==> flow/design.v <==
module bitonic_comp #(parameter DATA_WIDTH = 8, POLARITY = 0)
(clk, reset, valid, A, B, H, L, done);
input clk;
input reset;
input valid;
input [DATA_WIDTH-1:0] A;
input [DATA_WIDTH-1:0] B;
output [DATA_WIDTH-1:0] H;
output [DATA_WIDTH-1:0] L;
output done;
reg [DATA_WIDTH-1:0] H_r;
reg [DATA_WIDTH-1:0] L_r;
reg done_r;
wire comp;
assign comp = A < B;
assign H = H_r;
assign L = L_r;
assign done = done_r;
always @(posedge clk) begin
	if(reset) begin
		H_r <= 0;
		L_r <= 0;
		done_r <= 0;
	end else if(valid) begin
		if(POLARITY) begin
			H_r <= comp ? B : A;
			L_r <= comp ? A : B;
		end else begin
			H_r <= comp ? A : B;
			L_r <= comp ? B : A;
		end
		done_r <= 1;
	end else begin
		H_r <= 0;
		L_r <= 0;
		done_r <= 0;
	end
end
endmodule
module bitonic_node #(parameter DATA_WIDTH = 8, NODE_ORDER = 1, NODE_DWIDTH = 8, POLARITY = 1)
(clk, reset, valid, data_in, done, data_out);
input clk;
input reset;
input valid;
input [NODE_DWIDTH-1:0] data_in;
output done;
output [NODE_DWIDTH-1:0] data_out;
localparam NUM_COMP = 2**(NODE_ORDER-1);
genvar i_comp;
wire [NUM_COMP-1:0] nodes_done;
assign done = &nodes_done;
generate for(i_comp = 0; i_comp < NUM_COMP; i_comp = i_comp + 1) begin : comp_gen
	wire [DATA_WIDTH-1:0] A;
	wire [DATA_WIDTH-1:0] B;
	wire [DATA_WIDTH-1:0] H;
	wire [DATA_WIDTH-1:0] L;
	assign A = data_in[DATA_WIDTH*(i_comp + 1)-1-:DATA_WIDTH];
	assign B = data_in[DATA_WIDTH*(i_comp + 1 + NUM_COMP)-1-:DATA_WIDTH];
	assign data_out[DATA_WIDTH*(i_comp + 1)-1-:DATA_WIDTH] = H;
	assign data_out[DATA_WIDTH*(i_comp + 1 + NUM_COMP)-1-:DATA_WIDTH] = L;
	bitonic_comp #(.DATA_WIDTH(DATA_WIDTH), .POLARITY(POLARITY)) comp_constr (.clk(clk), .reset(reset), .valid(valid), .A(A), .B(B), .H(H), .L(L), .done(nodes_done[i_comp]));
end endgenerate
endmodule
module bitonic_block
#(parameter DATA_WIDTH = 8, BLOCK_DEPTH = 1, POLARITY = 0)
(clk, reset, data_in, valid, done, data_out);
input clk;
input reset;
input [2**BLOCK_DEPTH*DATA_WIDTH-1:0] data_in;
input valid;
output done;
output [2**BLOCK_DEPTH*DATA_WIDTH-1:0] data_out;
localparam T_WIDTH = 2**BLOCK_DEPTH*DATA_WIDTH;
localparam STATE_NUMS = $clog2(BLOCK_DEPTH + 1);
wire [T_WIDTH-1:0] bstage_outs [BLOCK_DEPTH:0];
wire [BLOCK_DEPTH:0] bstage_ready;
assign bstage_outs[0] = data_in;
assign bstage_ready[0] = valid;
assign done = bstage_ready[BLOCK_DEPTH] == 1;
assign data_out = done ? bstage_outs[BLOCK_DEPTH] : 0;
genvar i_bstage;
genvar i_node;
generate for(i_bstage = 0; i_bstage < BLOCK_DEPTH; i_bstage = i_bstage + 1) begin : bstage_gen
	localparam n_nodes = 2**i_bstage;
	wire [n_nodes-1:0] nodes_ready;
	assign bstage_ready[i_bstage + 1] = &nodes_ready;
	for(i_node = 0; i_node < n_nodes; i_node = i_node + 1) begin : node_gen
		localparam NODE_DWIDTH = DATA_WIDTH * 2**(BLOCK_DEPTH - i_bstage);
		wire [NODE_DWIDTH-1:0] node_data_in;
		assign node_data_in = bstage_outs[i_bstage][NODE_DWIDTH*(i_node+1)-1-:NODE_DWIDTH];
		wire [NODE_DWIDTH-1:0] node_data_out;
		bitonic_node #(.DATA_WIDTH(DATA_WIDTH), .NODE_ORDER(BLOCK_DEPTH - i_bstage), .NODE_DWIDTH(NODE_DWIDTH), .POLARITY(POLARITY)) node_constr (.clk(clk), .reset(reset), .valid(bstage_ready[i_bstage]), .data_in(node_data_in), .done(nodes_ready[i_node]), .data_out(node_data_out));
		assign bstage_outs[i_bstage+1][NODE_DWIDTH*(i_node+1)-1-:NODE_DWIDTH] = node_data_out;
	end
end endgenerate
endmodule
module bitonic_top
#(parameter NUM_INPUT = 16, DATA_WIDTH = 8)
(clk, reset, data_in, valid, done, data_out);
input clk;
input reset;
input [NUM_INPUT * DATA_WIDTH - 1:0] data_in;
input valid;
output done;
output [NUM_INPUT * DATA_WIDTH - 1:0] data_out;
localparam STAGES = $clog2(NUM_INPUT);
localparam ALL_WIDTH = NUM_INPUT * DATA_WIDTH;
wire [ALL_WIDTH - 1:0] stage_data [STAGES:0];
wire [STAGES:0] stage_ready;
assign stage_data[0] = data_in;
assign stage_ready[0] = valid;
assign done = stage_ready[STAGES] == 1;
assign data_out = stage_data[STAGES];
genvar i_stage;
genvar i_block;
generate for(i_stage = 0; i_stage < STAGES; i_stage = i_stage + 1) begin : stages_gen
	localparam BLOCK_COUNT = NUM_INPUT/(2**(i_stage+1));
	localparam BLOCK_DWIDTH = DATA_WIDTH*2**(i_stage+1);
	localparam BLOCK_DEPTH = i_stage + 1;
	wire [BLOCK_COUNT - 1:0] blks_done;
	assign stage_ready[i_stage+1] = &blks_done;
	for(i_block = 0; i_block < BLOCK_COUNT; i_block = i_block + 1) begin
		wire [BLOCK_DWIDTH-1:0] block_in;
		wire [BLOCK_DWIDTH-1:0] block_out;
		assign block_in = stage_data[i_stage][BLOCK_DWIDTH*(i_block+1)-1-:BLOCK_DWIDTH];
		assign stage_data[i_stage+1][BLOCK_DWIDTH*(i_block+1)-1-:BLOCK_DWIDTH] = block_out;
		bitonic_block #(.DATA_WIDTH(DATA_WIDTH), .BLOCK_DEPTH(BLOCK_DEPTH), .POLARITY(i_block%2)) blk_const (.clk(clk), .reset(reset), .data_in(block_in), .data_out(block_out), .done(blks_done[i_block]), .valid(stage_ready[i_stage]));
	end
end endgenerate
endmodule
Memo
Re: synthesis data of bitonic_top

### Reports on bitonic_top

Each step is given for the RTL above and for the edited RTL.
"before" refers to lines of the RTL above, "after" to lines of the edited file.
"difference": "after" minus "before" as printed here. "rel. change": 100 x difference / "before".
Cell names lack the library's common part.
The mark n/a stands for no value.

| inputs | value |
|---|---|
| design top | bitonic_top |
| clock input | clk |
| standard-cell library | sky130hd |
| timing corner | tt_025C_1v80 |

### Edit of the RTL

Unified diff, file above to edited file.
This change comes from a script, not from a designer; no optimisation was intended.

```diff
@@ -90,5 +90,10 @@
 		assign node_data_in = bstage_outs[i_bstage][NODE_DWIDTH*(i_node+1)-1-:NODE_DWIDTH];
 		wire [NODE_DWIDTH-1:0] node_data_out;
-		bitonic_node #(.DATA_WIDTH(DATA_WIDTH), .NODE_ORDER(BLOCK_DEPTH - i_bstage), .NODE_DWIDTH(NODE_DWIDTH), .POLARITY(POLARITY)) node_constr (.clk(clk), .reset(reset), .valid(bstage_ready[i_bstage]), .data_in(node_data_in), .done(nodes_ready[i_node]), .data_out(node_data_out));
+		wire [NODE_DWIDTH-1:0] node_data_out_0, node_data_out_1;
+		bitonic_node #(.DATA_WIDTH(DATA_WIDTH), .NODE_ORDER(BLOCK_DEPTH - i_bstage), .NODE_DWIDTH(NODE_DWIDTH), .POLARITY(POLARITY)) node_constr (.clk(clk), .reset(reset), .valid(bstage_ready[i_bstage]), .data_in(node_data_in), .done(nodes_ready[i_node]), .data_out(node_data_out_0));
+		bitonic_node #(.DATA_WIDTH(DATA_WIDTH), .NODE_ORDER(BLOCK_DEPTH - i_bstage), .NODE_DWIDTH(NODE_DWIDTH), .POLARITY(POLARITY)) node_constr_x (
+		    .clk(clk), .reset(reset), .valid(~(bstage_ready[i_bstage])), .data_in(node_data_in),
+		    .data_out(node_data_out_1));
+		assign node_data_out = node_data_out_0 ^ node_data_out_1;
 		assign bstage_outs[i_bstage+1][NODE_DWIDTH*(i_node+1)-1-:NODE_DWIDTH] = node_data_out;
 	end
```

### Word level

Yosys after proc, flatten, opt, wreduce and memory -nomap, before mapping. Enables and synchronous resets that opt folds into registers are not counted as muxes. Print and check cells are not counted. Equal cells are merged and count once.

Operators by class:

| what | before | after | difference | rel. change (%) |
|---|---|---|---|---|
| magnitude comparators | 80 | 80 | 0 | 0.00 |
| multiplexer cells | 185 | 185 | 0 | 0.00 |
| bitwise logic cells | 10 | 59 | +49 | +490.00 |
| reductions and logical operators | 10 | 20 | +10 | +100.00 |

Operators by type and width:

| kind | before | after | difference | rel. change (%) |
|---|---|---|---|---|
| 16-bit XOR | 0 | 32 | +32 | n/a |
| 32-bit XOR | 0 | 12 | +12 | n/a |
| 2-bit OR reduction | 10 | 20 | +10 | +100.00 |
| 64-bit XOR | 0 | 4 | +4 | n/a |
| 128-bit XOR | 0 | 1 | +1 | n/a |

Operator kinds equal on both sides are left out: 8.

Bit counts:

| what | before | after | difference | rel. change (%) |
|---|---|---|---|---|
| bits in registers | 1290 | 2570 | +1280 | +99.22 |
| input bits | 131 | 131 | 0 | 0.00 |
| output and inout bits | 129 | 129 | 0 | 0.00 |
| word-level cells | 455 | 674 | +219 | +48.13 |

### Logic depth

Longest topological path by Yosys (ltp), each cell counted once; first at word level (registers and memories cut), then after technology mapping (sequential cells cut; the memories' decode and read muxes count).

Depth:

| what | before | after | difference | rel. change (%) |
|---|---|---|---|---|
| depth after elaboration | 3 | 4 | +1 | +33.33 |
| ABC_AREA | 0 | 0 | n/a | n/a |
| gate-level depth with buffers | 13 | 12 | -1 | -7.69 |
| depth with buffers taken out | 7 | 8 | +1 | +14.29 |

### Mapped cells and area

The flow's flattened synthesis, as Yosys stat reports it; memories are mapped. The netlist is that of the ABC_AREA named above (0 if unset); the other value can give another one.

Mapped netlist:

| what | before | after | difference | rel. change (%) |
|---|---|---|---|---|
| mapped cells | 8527 | 10078 | +1551 | +18.19 |
| chip area (Yosys) (um2) | 75462.4 | 103948.4 | +28486.0 | +37.75 |
| sequential area (um2) | 25824.8 | 51449.3 | +25624.5 | +99.22 |
| flip-flop cells | 1290 | 2570 | +1280 | +99.22 |
| buffers | 711 | 391 | -320 | -45.01 |

Cell types:

| cell type | before | after | difference | rel. change (%) |
|---|---|---|---|---|
| nor2_1 | 24 | 1972 | +1948 | +8116.67 |
| dfxtp_1 | 1290 | 2570 | +1280 | +99.22 |
| xor2_1 | 0 | 1256 | +1256 | n/a |
| nand3_1 | 1199 | 48 | -1151 | -96.00 |
| mux2i_1 | 354 | 916 | +562 | +158.76 |
| o211ai_1 | 533 | 24 | -509 | -95.50 |
| a21oi_1 | 532 | 136 | -396 | -74.44 |
| nand2_1 | 600 | 237 | -363 | -60.50 |
| nand4b_1 | 300 | 0 | -300 | -100.00 |
| a32oi_1 | 297 | 0 | -297 | -100.00 |
| or3_1 | 241 | 0 | -241 | -100.00 |
| o21ai_0 | 408 | 182 | -226 | -55.39 |
| and3_1 | 16 | 168 | +152 | +950.00 |
| clkbuf_1 | 435 | 291 | -144 | -33.10 |
| mux2_2 | 198 | 336 | +138 | +69.70 |
| buf_2 | 101 | 4 | -97 | -96.04 |
| a211oi_1 | 0 | 83 | +83 | n/a |
| xnor2_1 | 0 | 72 | +72 | n/a |

Cell types equal on both sides are left out: 3.
Not every row of either side is listed.
By module: a second synthesis without flattening, with its own total; a netlist apart from the flattened one above.

Second synthesis, totals:

| what | before | after | difference | rel. change (%) |
|---|---|---|---|---|
| cells (unflattened synthesis) | 6831 | 14102 | +7271 | +106.44 |
| area total of the unflattened synthesis (um2) | 68035.3 | 141449.4 | +73414.1 | +107.91 |

Each row is one instance without its submodules.

By module, before:

| module | instances | cells | area (um2) | seq. area (um2) |
|---|---|---|---|---|
| bitonic_comp | 56 | 76 | 787.0 | 340.3 |
| bitonic_comp | 24 | 76 | 787.0 | 340.3 |
| bitonic_block | 1 | 289 | 1864.3 | 0.0 |
| bitonic_block | 2 | 39 | 265.3 | 0.0 |
| bitonic_block | 2 | 39 | 265.3 | 0.0 |
| bitonic_block | 4 | 17 | 126.4 | 0.0 |
| bitonic_block | 4 | 17 | 126.4 | 0.0 |
| bitonic_block | 1 | 73 | 490.5 | 0.0 |
| bitonic_block | 1 | 73 | 490.5 | 0.0 |
| bitonic_node | 8 | 1 | 6.3 | 0.0 |
| bitonic_top | 1 | 5 | 31.3 | 0.0 |
| bitonic_node | 3 | 1 | 8.8 | 0.0 |
| bitonic_node | 4 | 1 | 6.3 | 0.0 |
| bitonic_node | 1 | 3 | 16.3 | 0.0 |

before: Further modules, not shown: 3.

By module, after:

| module | instances | cells | area (um2) | seq. area (um2) |
|---|---|---|---|---|
| bitonic_comp | 112 | 76 | 787.0 | 340.3 |
| bitonic_comp | 48 | 76 | 787.0 | 340.3 |
| bitonic_block | 1 | 677 | 5988.2 | 0.0 |
| bitonic_block | 1 | 269 | 2083.2 | 0.0 |
| bitonic_block | 1 | 269 | 2083.2 | 0.0 |
| bitonic_block | 2 | 103 | 732.0 | 0.0 |
| bitonic_block | 2 | 103 | 732.0 | 0.0 |
| bitonic_block | 4 | 34 | 270.3 | 0.0 |
| bitonic_block | 4 | 34 | 270.3 | 0.0 |
| bitonic_node | 16 | 1 | 6.3 | 0.0 |
| bitonic_node | 6 | 1 | 8.8 | 0.0 |
| bitonic_node | 8 | 1 | 6.3 | 0.0 |
| bitonic_node | 2 | 3 | 16.3 | 0.0 |
| bitonic_top | 1 | 5 | 31.3 | 0.0 |

after: Further modules, not shown: 3.

### Timing after synthesis

OpenSTA on the mapped netlist: ideal clock, no wires. The path of least setup slack (recovery checks aside). Input and output delay are each 20% of the period. Register names are those of the netlist, which keeps one name where synthesis merged equal registers.

Timing path post-synthesis:

| what | before | after | difference | rel. change (%) |
|---|---|---|---|---|
| kind | register to register | register to register | n/a | n/a |
| start point | register (name not given) | register (name not given) | n/a | n/a |
| end point | register stages_gen[2].genblk1[0].blk_const.bstage_gen[0].node_gen[0].node_constr.comp_gen[2].comp_constr.L_r[7] | register stages_gen[3].genblk1[0].blk_const.bstage_gen[0].node_gen[0].node_constr.comp_gen[3].comp_constr.H_r[6] | n/a | n/a |
| clock period (ps) | 3000 | 3000 | 0 | 0.00 |
| library setup time (ps) | 70 | 121 | +51 | n/a |
| launch time at the first pin (ps) | 0 | 0 | 0 | n/a |
| arrival (ps) | 2627 | 3013 | +386 | +14.69 |
| required time (ps) | 2930 | 2879 | -51 | -1.74 |
| setup slack (ps) | 303 | -134 | -437 | n/a |
| delay of the path (ps) | 2697 | 3134 | +437 | +16.20 |
| driving pins on the path | 14 | 12 | -2 | -14.29 |
| path buffers | 6 | 5 | -1 | -16.67 |
| period reached after synthesis (ps) | 2697 | 3134 | +437 | +16.20 |

"delay of the path" is the arrival time less input delay plus setup time.
"driving pins on the path": output pins that drive a net of the path, with the launching flip-flop's if there is one; two outputs of one cell count as two.
"period reached after synthesis" is the clock period less the worst setup slack; recovery checks do not enter. This is arithmetic on one report: input and output delays are still those of the set period (20% each).
Between the ends stands the longest chain of elaborated cells between them, by number of cells; it is not shown to be the way that was timed. Of several equally long chains one is given.
Each line given opens the expression or statement behind the cell; cells for indexed reads and writes are added by Yosys, which also makes memories of some case tables.
A register here has more assigning lines than the two given.

| between the ends, post-synthesis, before | value |
|---|---|
| cells stage by stage | dfxtp_1 > buf_6 > clkbuf_1 > clkbuf_1 > buf_2 > buf_2 > nand2_1 > ha_1 > nand3_1 > o211ai_1 > o21ai_1 > buf_2 > nand3_1 > a21oi_1 |
| cells in the longest elaborated chain | 3 |
| elaborated cells on any way between the ends | 6 |
| RTL lines with such cells | 3 |
| classes of those cells | 1 x compare; 3 x mux; 1 x logic; 1 x reduce/logical |

Ends and longest elaborated chain, post-synthesis, before:

| what | RTL line | source |
|---|---|---|
| 32-bit two-way mux | 80 | `assign data_out = done ? bstage_outs[BLOCK_DEPTH] : 0;` |
| 8-bit < comparator | 15 | `assign comp = A < B;` |
| 8-bit two-way mux | 30 | `L_r <= comp ? B : A;` |
| end: assignment | 27 | `L_r <= comp ? A : B;` |
| end: assignment | 30 |  |
| end: declaration | 12 | `reg [DATA_WIDTH-1:0] L_r;` |

| between the ends, post-synthesis, after | value |
|---|---|
| cells stage by stage | dfxtp_1 > buf_2 > clkbuf_1 > clkbuf_1 > clkbuf_1 > and2_1 > ha_1 > a211oi_1 > nand4_1 > a221oi_4 > buf_4 > mux2_2 |
| cells in the longest elaborated chain | 3 |
| elaborated cells on any way between the ends | 6 |
| RTL lines with such cells | 3 |
| classes of those cells | 1 x compare; 3 x mux; 1 x logic; 1 x reduce/logical |

Ends and longest elaborated chain, post-synthesis, after:

| what | RTL line | source |
|---|---|---|
| 64-bit two-way mux | 80 | `assign data_out = done ? bstage_outs[BLOCK_DEPTH] : 0;` |
| 8-bit < comparator | 15 | `assign comp = A < B;` |
| 8-bit two-way mux | 29 | `H_r <= comp ? A : B;` |
| end: assignment | 26 | `H_r <= comp ? B : A;` |
| end: assignment | 29 |  |
| end: declaration | 11 | `reg [DATA_WIDTH-1:0] H_r;` |

### Path in the finished layout

From the final timing report of the runs of set A: the path of least setup slack in the routed layout; clock arrival at registers is part of the times.
The path's times are printed in steps of 10 ps; the period is the one set.

Timing path post-layout:

| what | before | after | difference | rel. change (%) |
|---|---|---|---|---|
| kind | register to output | register to register | n/a | n/a |
| start point | register stages_gen[3].genblk1[0].blk_const.bstage_gen[3].node_gen[7].node_constr.comp_gen[0].comp_constr.done_r | register stages_gen[2].genblk1[0].blk_const.bstage_gen[1].node_gen[1].node_constr.comp_gen[1].comp_constr.L_r[3] | n/a | n/a |
| end point | output port data_out[125] | register stages_gen[2].genblk1[0].blk_const.bstage_gen[2].node_gen[3].node_constr_x.comp_gen[0].comp_constr.L_r[2] | n/a | n/a |
| clock period (ps) | 3000 | 3000 | 0 | 0.00 |
| external output delay (ps) | 600 | n/a | n/a | n/a |
| library setup time (ps) | n/a | 120 | n/a | n/a |
| launch time at the first pin (ps) | 780 | 890 | +110 | +14.10 |
| arrival (ps) | 2200 | 3590 | +1390 | +63.18 |
| required time (ps) | 2400 | 3740 | +1340 | +55.83 |
| setup slack (ps) | 200 | 150 | -50 | n/a |
| driving pins on the path | 4 | 11 | +7 | +175.00 |
| path buffers | 2 | 2 | 0 | 0.00 |

Between the ends stands the longest chain of elaborated cells between them, by number of cells; it is not shown to be the way that was timed. Of several equally long chains one is given.
A register here has more assigning lines than the two given.

| between the ends, post-layout, before | value |
|---|---|
| cells stage by stage | dfxtp_2 > buf_12 > and2_1 > clkdlybuf4s50_1 |
| cells in the longest elaborated chain | 1 |
| elaborated cells on any way between the ends | 1 |
| RTL lines with such cells | 1 |
| classes of those cells | 1 x mux |

Ends and longest elaborated chain, post-layout, before:

| what | RTL line | source |
|---|---|---|
| start: declaration | 13 | `reg done_r;` |
| start: assignment | 23 | `done_r <= 0;` |
| start: assignment | 32 | `done_r <= 1;` |
| 128-bit two-way mux | 80 | `assign data_out = done ? bstage_outs[BLOCK_DEPTH] : 0;` |
| end: declaration | 105 | `output [NUM_INPUT * DATA_WIDTH - 1:0] data_out;` |

| between the ends, post-layout, after | value |
|---|---|
| cells stage by stage | dfxtp_1 > xor2_1 > inv_1 > ha_1 > a2111oi_1 > o21ai_0 > o22ai_2 > buf_4 > buf_4 > mux2i_1 > nor2_1 |
| cells in the longest elaborated chain | 3 |
| elaborated cells on any way between the ends | 3 |
| RTL lines with such cells | 3 |
| classes of those cells | 1 x compare; 1 x mux; 1 x logic |

Ends and longest elaborated chain, post-layout, after:

| what | RTL line | source |
|---|---|---|
| start: declaration | 12 | `reg [DATA_WIDTH-1:0] L_r;` |
| start: assignment | 27 | `L_r <= comp ? A : B;` |
| start: assignment | 30 | `L_r <= comp ? B : A;` |
| 32-bit XOR | 97 | `assign node_data_out = node_data_out_0 ^ node_data_out_1;` |
| 8-bit < comparator | 15 | `assign comp = A < B;` |
| 8-bit two-way mux | 30 |  |
| end: assignment | 27 |  |
| end: assignment | 30 |  |
| end: declaration | 12 |  |

### Flow runs

Both versions went through the flow (Yosys, OpenROAD) with the same settings in each pair. Constraints: input delay and output delay 20% of the set period each, output load 0.01 pF.

| flow settings, set A | value |
|---|---|
| period_ns | 3.0 |
| CAP_MARGIN | 20 |
| CORE_MARGIN | 2 |
| CORE_UTILIZATION | 40 |
| SLEW_MARGIN | 20 |

Final reports, set A:

| what | before | after | difference | rel. change (%) |
|---|---|---|---|---|
| area of the synthesized netlist (um2) | 75462.4 | 103948.4 | +28486.0 | +37.75 |
| area of the die (um2) | 192146.0 | 263965.0 | +71819.0 | +37.38 |
| post-route utilization (%) | 45.3 | 47.0 | +1.7 | n/a |
| smallest setup slack (ps) | 204 | 149 | -55 | n/a |
| post-route setup TNS (ps) | 0 | 0 | 0 | n/a |
| post-route worst hold slack (ps) | 442 | 378 | -64 | n/a |
| power consumption (W) | 0.038685 | 0.081746 | +0.043061 | +111.31 |
| period achieved (ps) | 2796 | 2851 | +55 | +1.97 |

| flow settings, set B | value |
|---|---|
| CELL_PAD_IN_SITES_GLOBAL_PLACEMENT | 1 |
| CORE_MARGIN | 5 |
| CORE_UTILIZATION | 40 |
| CTS_CLUSTER_DIAMETER | 386 |
| CTS_CLUSTER_SIZE | 80 |
| PLACE_DENSITY_LB_ADDON | 0.22 |
| SETUP_SLACK_MARGIN | 0.28 |
| SLEW_MARGIN | 15 |
| TNS_END_PERCENT | 30 |
| period_ns | 1.9 |
| CAP_MARGIN | 20 |

Final reports, set B:

| what | before | after | difference | rel. change (%) |
|---|---|---|---|---|
| area of the synthesized netlist (um2) | 75462.4 | 103948.4 | +28486.0 | +37.75 |
| area of the die (um2) | 197442.0 | 270166.0 | +72724.0 | +36.83 |
| post-route utilization (%) | 50.9 | 51.9 | +1.0 | n/a |
| smallest setup slack (ps) | -643 | -679 | -36 | n/a |
| post-route setup TNS (ps) | -304772 | -799576 | -494804 | n/a |
| post-route worst hold slack (ps) | 313 | 324 | +11 | n/a |
| power consumption (W) | 0.042623 | 0.103601 | +0.060978 | +143.06 |
| period achieved (ps) | 2543 | 2579 | +36 | +1.42 |

By "period achieved" is meant the clock period of the run minus its worst setup slack. This is arithmetic on one report: input and output delays are still those of the set period (20% each).
"power consumption": no workload was simulated; the value follows from the tool's default switching activity.
